==> flow/design.v <==
module FIR_low_pass_filter(
	input clk,
	input rst,
	input [7:0]FIR_IN,
	output reg [16:0]FIR_OUT
);
reg[7:0] delay_pipeline1;
reg[7:0] delay_pipeline2;
reg[7:0] delay_pipeline3;
reg[7:0] delay_pipeline4;
reg[7:0] delay_pipeline5;
reg[7:0] delay_pipeline6;
reg[7:0] delay_pipeline7;
reg[7:0] delay_pipeline8;
reg[7:0] delay_pipeline9;
wire[7:0] coeff1 = 8'd7;	 
wire[7:0] coeff2 = 8'd5;
wire[7:0] coeff3 = 8'd51;
wire[7:0] coeff4 = 8'd135;
wire[7:0] coeff5 = 8'd179;
wire[7:0] coeff6 = 8'd135;
wire[7:0] coeff7 = 8'd51;
wire[7:0] coeff8 = 8'd5;
wire[7:0] coeff9 = 8'd7;
reg signed [16:0] multi_data1 ; 
reg signed [16:0] multi_data2 ;
reg signed [16:0] multi_data3 ;
reg signed [16:0] multi_data4 ;
reg signed [16:0] multi_data5 ;
reg signed [16:0] multi_data6 ;
reg signed [16:0] multi_data7 ;
reg signed [16:0] multi_data8 ;
reg signed [16:0] multi_data9 ;
always@(posedge clk or negedge rst)
if(!rst)
begin
	delay_pipeline1 <= 8'b0 ;
	delay_pipeline2 <= 8'b0 ;
	delay_pipeline3 <= 8'b0 ;
	delay_pipeline4 <= 8'b0 ;
	delay_pipeline5 <= 8'b0 ;
	delay_pipeline6 <= 8'b0 ;
	delay_pipeline7 <= 8'b0 ;
	delay_pipeline8 <= 8'b0 ;
	delay_pipeline9 <= 8'b0 ;
end
else
begin
	delay_pipeline1 <= FIR_IN;
	delay_pipeline2 <= delay_pipeline1 ;
	delay_pipeline3 <= delay_pipeline2 ;
	delay_pipeline4 <= delay_pipeline3 ;
	delay_pipeline5 <= delay_pipeline4 ;
	delay_pipeline6 <= delay_pipeline5 ;
	delay_pipeline7 <= delay_pipeline6 ;
	delay_pipeline8 <= delay_pipeline7 ;
	delay_pipeline9 <= delay_pipeline8 ;
end
always@(posedge clk or negedge rst)  
	if(!rst)
		multi_data1 <= 17'b0 ;
	else
		multi_data1 <= delay_pipeline1*coeff1 ;
always@(posedge clk or negedge rst)  
	if(!rst)
		multi_data2 <= 17'b0 ;
	else
		multi_data2 <= delay_pipeline2*coeff2 ;
always@(posedge clk or negedge rst)  
	if(!rst)
		multi_data3 <= 17'b0 ;
	else
		multi_data3 <= delay_pipeline3*coeff3 ;
always@(posedge clk or negedge rst)  
	if(!rst)
		multi_data4 <= 17'b0 ;
	else
		multi_data4 <= delay_pipeline4*coeff4 ;
always@(posedge clk or negedge rst)  
	if(!rst)
		multi_data5 <= 17'b0 ;
	else
		multi_data5 <= delay_pipeline5*coeff5 ;
always@(posedge clk or negedge rst)  
	if(!rst)
		multi_data6 <= 17'b0 ;
	else
		multi_data6 <= delay_pipeline6*coeff6 ;
always@(posedge clk or negedge rst)  
	if(!rst)
		multi_data7 <= 17'b0 ;
	else
		multi_data7 <= delay_pipeline7*coeff7 ;
always@(posedge clk or negedge rst)  
	if(!rst)
		multi_data8 <= 17'b0 ;
	else
		multi_data8 <= delay_pipeline8*coeff8 ;
always@(posedge clk or negedge rst)  
	if(!rst)
		multi_data9 <= 17'b0 ;
	else
		multi_data9 <= delay_pipeline9*coeff9 ;
always@(posedge clk or negedge rst)
	if(!rst)
		FIR_OUT <= 16'b0 ;
	else
		FIR_OUT <= multi_data1 + multi_data2 + multi_data3 + multi_data4 +multi_data5 + multi_data6 + multi_data7 + multi_data8 + multi_data9 ;
endmodule
Hand-over note for FIR_low_pass_filter

* Tool chain data of FIR_low_pass_filter
Tool output for the design above before and after an edit, in the order of the flow.
Lines under "before" count in the file above, lines under "after" in the edited file.
"change": "after" minus "before" as printed here. "relative change": 100 x difference / "before".
Operators: Yosys type, input widths -> output width; for muxes data width and select width s.
Library cell names are shortened.
The mark -- stands for no value.
- Design top :: FIR_low_pass_filter
- Clock port :: clk
- Library :: sky130hd
- Corner :: tt_025C_1v80

* The edit
Unified diff, file above to edited file.
The edited RTL no longer does the same as the RTL above: the edit was made by script, with no optimisation intended.
#+begin_src diff
@@ -86,5 +86,5 @@
 		multi_data6 <= 17'b0 ;
 	else
-		multi_data6 <= delay_pipeline6*coeff6 ;
+		multi_data6 <= delay_pipeline6+coeff6 ;
 always@(posedge clk or negedge rst)  
 	if(!rst)
#+end_src

* Elaborated design
Source: Yosys, flattened and elaborated, memories not mapped. Widths are those after wreduce; folded enables and synchronous resets count as part of the registers. Registers that Yosys merges into a memory's read port (data or address) are not register bits. Print and check cells do not count. Equal cells are merged and count once.
** Bit counts
- cells after elaboration :: before 36, after 36, change 0, relative change 0.00%
- input bits :: before 10, after 10, change 0, relative change 0.00%
- output and inout port bits :: before 17, after 17, change 0, relative change 0.00%
- register bits after elaboration :: before 209, after 202, change -7, relative change -3.35%
** Cells by class
- $mul :: before 9, after 8, change -1, relative change -11.11%
- add/subtract/negate cells :: before 8, after 9, change +1, relative change +12.50%
** Operators by type and width
- $mul 8x8->16 const B :: before 3, after 2, change -1, relative change -33.33%
- $add 17x17->17 :: before 2, after 1, change -1, relative change -50.00%
- $add 17x10->17 :: before 0, after 1, change +1
- $add 8x8->9 const B :: before 0, after 1, change +1
Unchanged operator kinds not shown: 7.

* Longest topological paths
Depth = most cells in a row (Yosys ltp): at word level without a register or memory, in the mapped netlist without a sequential cell, where the memories' decode and read muxes count.
** Logic depth
- word-level depth :: before 8, after 8, change 0, relative change 0.00%
- ABC_AREA :: before 0, after 0
- mapped depth :: before 17, after 16, change -1, relative change -5.88%
- mapped depth without buffers :: before 17, after 16, change -1, relative change -5.88%

* Netlist
The flow's flattened synthesis, as Yosys stat reports it; memories are mapped. The netlist is that of the ABC_AREA named above (0 if unset); the other value can give another one.
** Cells by type
- inv_1 :: before 308, after 269, change -39, relative change -12.66%
- ha_1 :: before 239, after 209, change -30, relative change -12.55%
- xnor2_1 :: before 64, after 41, change -23, relative change -35.94%
- fa_1 :: before 150, after 136, change -14, relative change -9.33%
- a21oi_1 :: before 59, after 46, change -13, relative change -22.03%
- nor2_1 :: before 40, after 52, change +12, relative change +30.00%
- nor3_1 :: before 7, after 17, change +10, relative change +142.86%
- nand2_1 :: before 28, after 19, change -9, relative change -32.14%
- o21bai_1 :: before 13, after 4, change -9, relative change -69.23%
- dfrtp_1 :: before 199, after 193, change -6, relative change -3.02%
- nand3_1 :: before 4, after 10, change +6, relative change +150.00%
- a21o_1 :: before 22, after 27, change +5, relative change +22.73%
- a211oi_1 :: before 6, after 10, change +4, relative change +66.67%
- o31a_1 :: before 2, after 6, change +4, relative change +200.00%
- o21a_1 :: before 10, after 13, change +3, relative change +30.00%
- o21ai_1 :: before 7, after 4, change -3, relative change -42.86%
- o41ai_1 :: before 3, after 0, change -3, relative change -100.00%
- and3_1 :: before 1, after 4, change +3, relative change +300.00%
Unchanged cell types not shown: 7.
Not every row of either side is listed.
** Synthesis totals
- buffer cells :: before 1, after 1, change 0, relative change 0.00%
- synthesis area (um2) :: before 14521.4, after 13614.3, change -907.1, relative change -6.25%
- standard cells after synthesis :: before 1265, after 1189, change -76, relative change -6.01%
- mapped flip-flops :: before 199, after 193, change -6, relative change -3.02%
- sequential part of the area (um2) :: before 4979.8, after 4829.6, change -150.2, relative change -3.02%

* Path before layout
Path of least setup slack by OpenSTA after synthesis, without wires, with an ideal clock, recovery checks aside; 20% of the period is set as input and as output delay. Where synthesis merged equal registers, the netlist keeps one of their names.
** Timing after synthesis
- path type :: before register to register, after register to register
- start point :: before register multi_data1[2], after register multi_data1[2]
- end point :: before register FIR_OUT[16], after register FIR_OUT[12]
- data arrival time (ns) :: before 4.169, after 3.895, change -0.274, relative change -6.57%
- data required time (ns) :: before 6.875, after 6.874, change -0.001, relative change -0.01%
- path slack (ns) :: before 2.705, after 2.979, change +0.274
- stages :: before 18, after 17, change -1, relative change -5.56%
- period (ns) :: before 7.0, after 7.0, change 0.0, relative change 0.00%
- delay of the path (ns) :: before 4.294, after 4.021, change -0.273, relative change -6.36%
- path buffers :: before 0, after 0, change 0
- period reached after synthesis (ns) :: before 4.295, after 4.021, change -0.274, relative change -6.38%
"delay of the path" is the arrival time less input delay plus setup time.
"stages" counts driving pins, that of a launching flip-flop among them; a cell with two outputs on the path counts twice.
"period reached after synthesis" is the clock period less the worst setup slack; recovery checks do not enter. This is arithmetic on one report: input and output delays are still those of the set period (20% each).
The rows between start and end are the longest chain of elaborated cells between them; the timing report does not say that the signal goes this way. Where chains are equally long, one stands for them.
A line is the first line of the expression or statement that the cell stems from. Yosys adds cells for indexed reads and writes and turns some case tables into memories.
On the way, after synthesis, before:
- Cell sequence :: dfrtp_1 -> inv_1 -> fa_1 -> inv_1 -> fa_1 -> fa_1 -> inv_1 -> fa_1 -> inv_1 -> ha_1 -> inv_1 -> fa_1 -> nor2b_4 -> o31a_1 -> o41ai_4 -> or2_4 -> a41o_1 -> xnor2_1
- Length of the longest elaborated chain :: 8
- Elaborated cells on any way between the ends :: 8
- RTL lines with such cells :: 1
- Classes of those cells :: add/sub: 8
** Ends and longest elaborated chain, after synthesis, before
- start: assignment :: line 61 : multi_data1 <= 17'b0 ;
- start: assignment :: line 63 : multi_data1 <= delay_pipeline1*coeff1 ;
- $add 11x11->12 :: line 108 : FIR_OUT <= multi_data1 + multi_data2 + multi_data3 + multi_data4 +multi_data5 + multi_data6 + multi_data7 + mu ...
- $add 12x14->15 :: line 108
- $add 15x16->17 :: line 108
- $add 17x17->17 (2 in a row) :: line 108
- $add 17x15->17 :: line 108
- $add 17x12->17 (2 in a row) :: line 108
- end: assignment :: line 106 : FIR_OUT <= 16'b0 ;
- end: assignment :: line 108
- end: declaration :: line 5 : output reg [16:0]FIR_OUT
On the way, after synthesis, after:
- Cell sequence :: dfrtp_1 -> inv_1 -> fa_1 -> inv_1 -> fa_1 -> fa_1 -> inv_1 -> fa_1 -> inv_1 -> ha_1 -> inv_1 -> fa_1 -> nor2b_1 -> o31a_1 -> o31ai_1 -> nand2_1 -> xor2_1
- Length of the longest elaborated chain :: 8
- Elaborated cells on any way between the ends :: 8
- RTL lines with such cells :: 1
- Classes of those cells :: add/sub: 8
** Ends and longest elaborated chain, after synthesis, after
- start: assignment :: line 61 : multi_data1 <= 17'b0 ;
- start: assignment :: line 63 : multi_data1 <= delay_pipeline1*coeff1 ;
- $add 11x11->12 :: line 108 : FIR_OUT <= multi_data1 + multi_data2 + multi_data3 + multi_data4 +multi_data5 + multi_data6 + multi_data7 + mu ...
- $add 12x14->15 :: line 108
- $add 15x16->17 :: line 108
- $add 17x17->17 :: line 108
- $add 17x10->17 :: line 108
- $add 17x15->17 :: line 108
- $add 17x12->17 (2 in a row) :: line 108
- end: assignment :: line 106 : FIR_OUT <= 16'b0 ;
- end: assignment :: line 108
- end: declaration :: line 5 : output reg [16:0]FIR_OUT

* Worst path after layout
From the final timing report of each run of pair A: the path of least setup slack in the routed layout; clock arrival at registers is part of the times.
** Timing after layout
- path type :: before register to register, after register to register
- start point :: before register multi_data1[2], after register (name not given)
- end point :: before register FIR_OUT[16], after register FIR_OUT[12]
- data arrival time (ns) :: before 4.83, after 4.58, change -0.25, relative change -5.18%
- path buffers :: before 0, after 0, change 0
- data required time (ns) :: before 7.32, after 7.33, change +0.01, relative change +0.14%
- path slack (ns) :: before 2.49, after 2.75, change +0.26
- period (ns) :: before 7.0, after 7.0, change 0.0, relative change 0.00%
- stages :: before 18, after 17, change -1, relative change -5.56%
The rows between start and end are the longest chain of elaborated cells between them; the timing report does not say that the signal goes this way. Where chains are equally long, one stands for them.
On the way, after layout, before:
- Cell sequence :: dfrtp_1 -> inv_1 -> fa_1 -> inv_1 -> fa_1 -> fa_1 -> inv_1 -> fa_1 -> inv_1 -> ha_1 -> inv_1 -> fa_1 -> nor2b_4 -> o31a_1 -> o41ai_4 -> or2_4 -> a41o_1 -> xnor2_1
- Length of the longest elaborated chain :: 8
- Elaborated cells on any way between the ends :: 8
- RTL lines with such cells :: 1
- Classes of those cells :: add/sub: 8
** Ends and longest elaborated chain, after layout, before
- start: assignment :: line 61 : multi_data1 <= 17'b0 ;
- start: assignment :: line 63 : multi_data1 <= delay_pipeline1*coeff1 ;
- $add 11x11->12 :: line 108 : FIR_OUT <= multi_data1 + multi_data2 + multi_data3 + multi_data4 +multi_data5 + multi_data6 + multi_data7 + mu ...
- $add 12x14->15 :: line 108
- $add 15x16->17 :: line 108
- $add 17x17->17 (2 in a row) :: line 108
- $add 17x15->17 :: line 108
- $add 17x12->17 (2 in a row) :: line 108
- end: assignment :: line 106 : FIR_OUT <= 16'b0 ;
- end: assignment :: line 108
- end: declaration :: line 5 : output reg [16:0]FIR_OUT
On the way, after layout, after:
- Cell sequence :: dfrtp_1 -> inv_1 -> fa_1 -> inv_1 -> fa_1 -> fa_1 -> inv_1 -> fa_1 -> inv_1 -> ha_1 -> inv_1 -> fa_1 -> nor2b_1 -> o31a_1 -> o31ai_1 -> nand2_1 -> xor2_1
** Ends and longest elaborated chain, after layout, after
- end: assignment :: line 106 : FIR_OUT <= 16'b0 ;
- end: assignment :: line 108 : FIR_OUT <= multi_data1 + multi_data2 + multi_data3 + multi_data4 +multi_data5 + multi_data6 + multi_data7 + mu ...
- end: declaration :: line 5 : output reg [16:0]FIR_OUT
after: No chain of elaborated cells between the ends is given.

* Flow runs
Both versions went through the flow (Yosys, OpenROAD) with the same settings in each pair. Constraints: input delay and output delay 20% of the set period each, output load 0.01 pF.
Settings, pair A:
- CORE_UTILIZATION :: 40
- period_ns :: 7.0
- CAP_MARGIN :: 20
- CORE_MARGIN :: 2
- SLEW_MARGIN :: 20
** Results, pair A
- total negative setup slack (ns) :: before 0.000, after 0.000, change 0.000
- worst setup slack after layout (ns) :: before 2.488, after 2.746, change +0.258
- period reached (ns) :: before 4.512, after 4.254, change -0.258, relative change -5.72%
- post-layout utilization (%) :: before 44.7, after 45.0, change +0.3
- chip area in the Yosys report (um2) :: before 14521.4, after 13614.3, change -907.1, relative change -6.25%
- standard-cell area after routing (um2) :: before 15954.1, after 15087.0, change -867.1, relative change -5.43%
- post-route worst hold slack (ns) :: before 0.388, after 0.415, change +0.027
- area inside the die boundary (um2) :: before 37843.9, after 35526.6, change -2317.3, relative change -6.12%
Settings, pair B:
- ABC_AREA :: 1
- CAP_MARGIN :: 40
- CELL_PAD_IN_SITES_GLOBAL_PLACEMENT :: 0
- CORE_MARGIN :: 5
- CORE_UTILIZATION :: 57
- MIN_ROUTING_LAYER :: met2
- PLACE_DENSITY_LB_ADDON :: 0.19
- SLEW_MARGIN :: 15
- period_ns :: 5.73
** Results, pair B
- total negative setup slack (ns) :: before 0.000, after 0.000, change 0.000
- worst setup slack after layout (ns) :: before 1.808, after 1.800, change -0.008
- period reached (ns) :: before 3.922, after 3.930, change +0.008, relative change +0.20%
- post-layout utilization (%) :: before 62.7, after 63.5, change +0.8
- chip area in the Yosys report (um2) :: before 15443.6, after 14196.1, change -1247.5, relative change -8.08%
- standard-cell area after routing (um2) :: before 16809.9, after 15486.1, change -1323.8, relative change -7.88%
- post-route worst hold slack (ns) :: before 0.410, after 0.398, change -0.012
- area inside the die boundary (um2) :: before 30485.2, after 28161.9, change -2323.3, relative change -7.62%
"period reached" is the run's clock period less its worst setup slack. It is reckoned from that one timing run; input and output delays stay at 20% of the period that was set.

End of note.
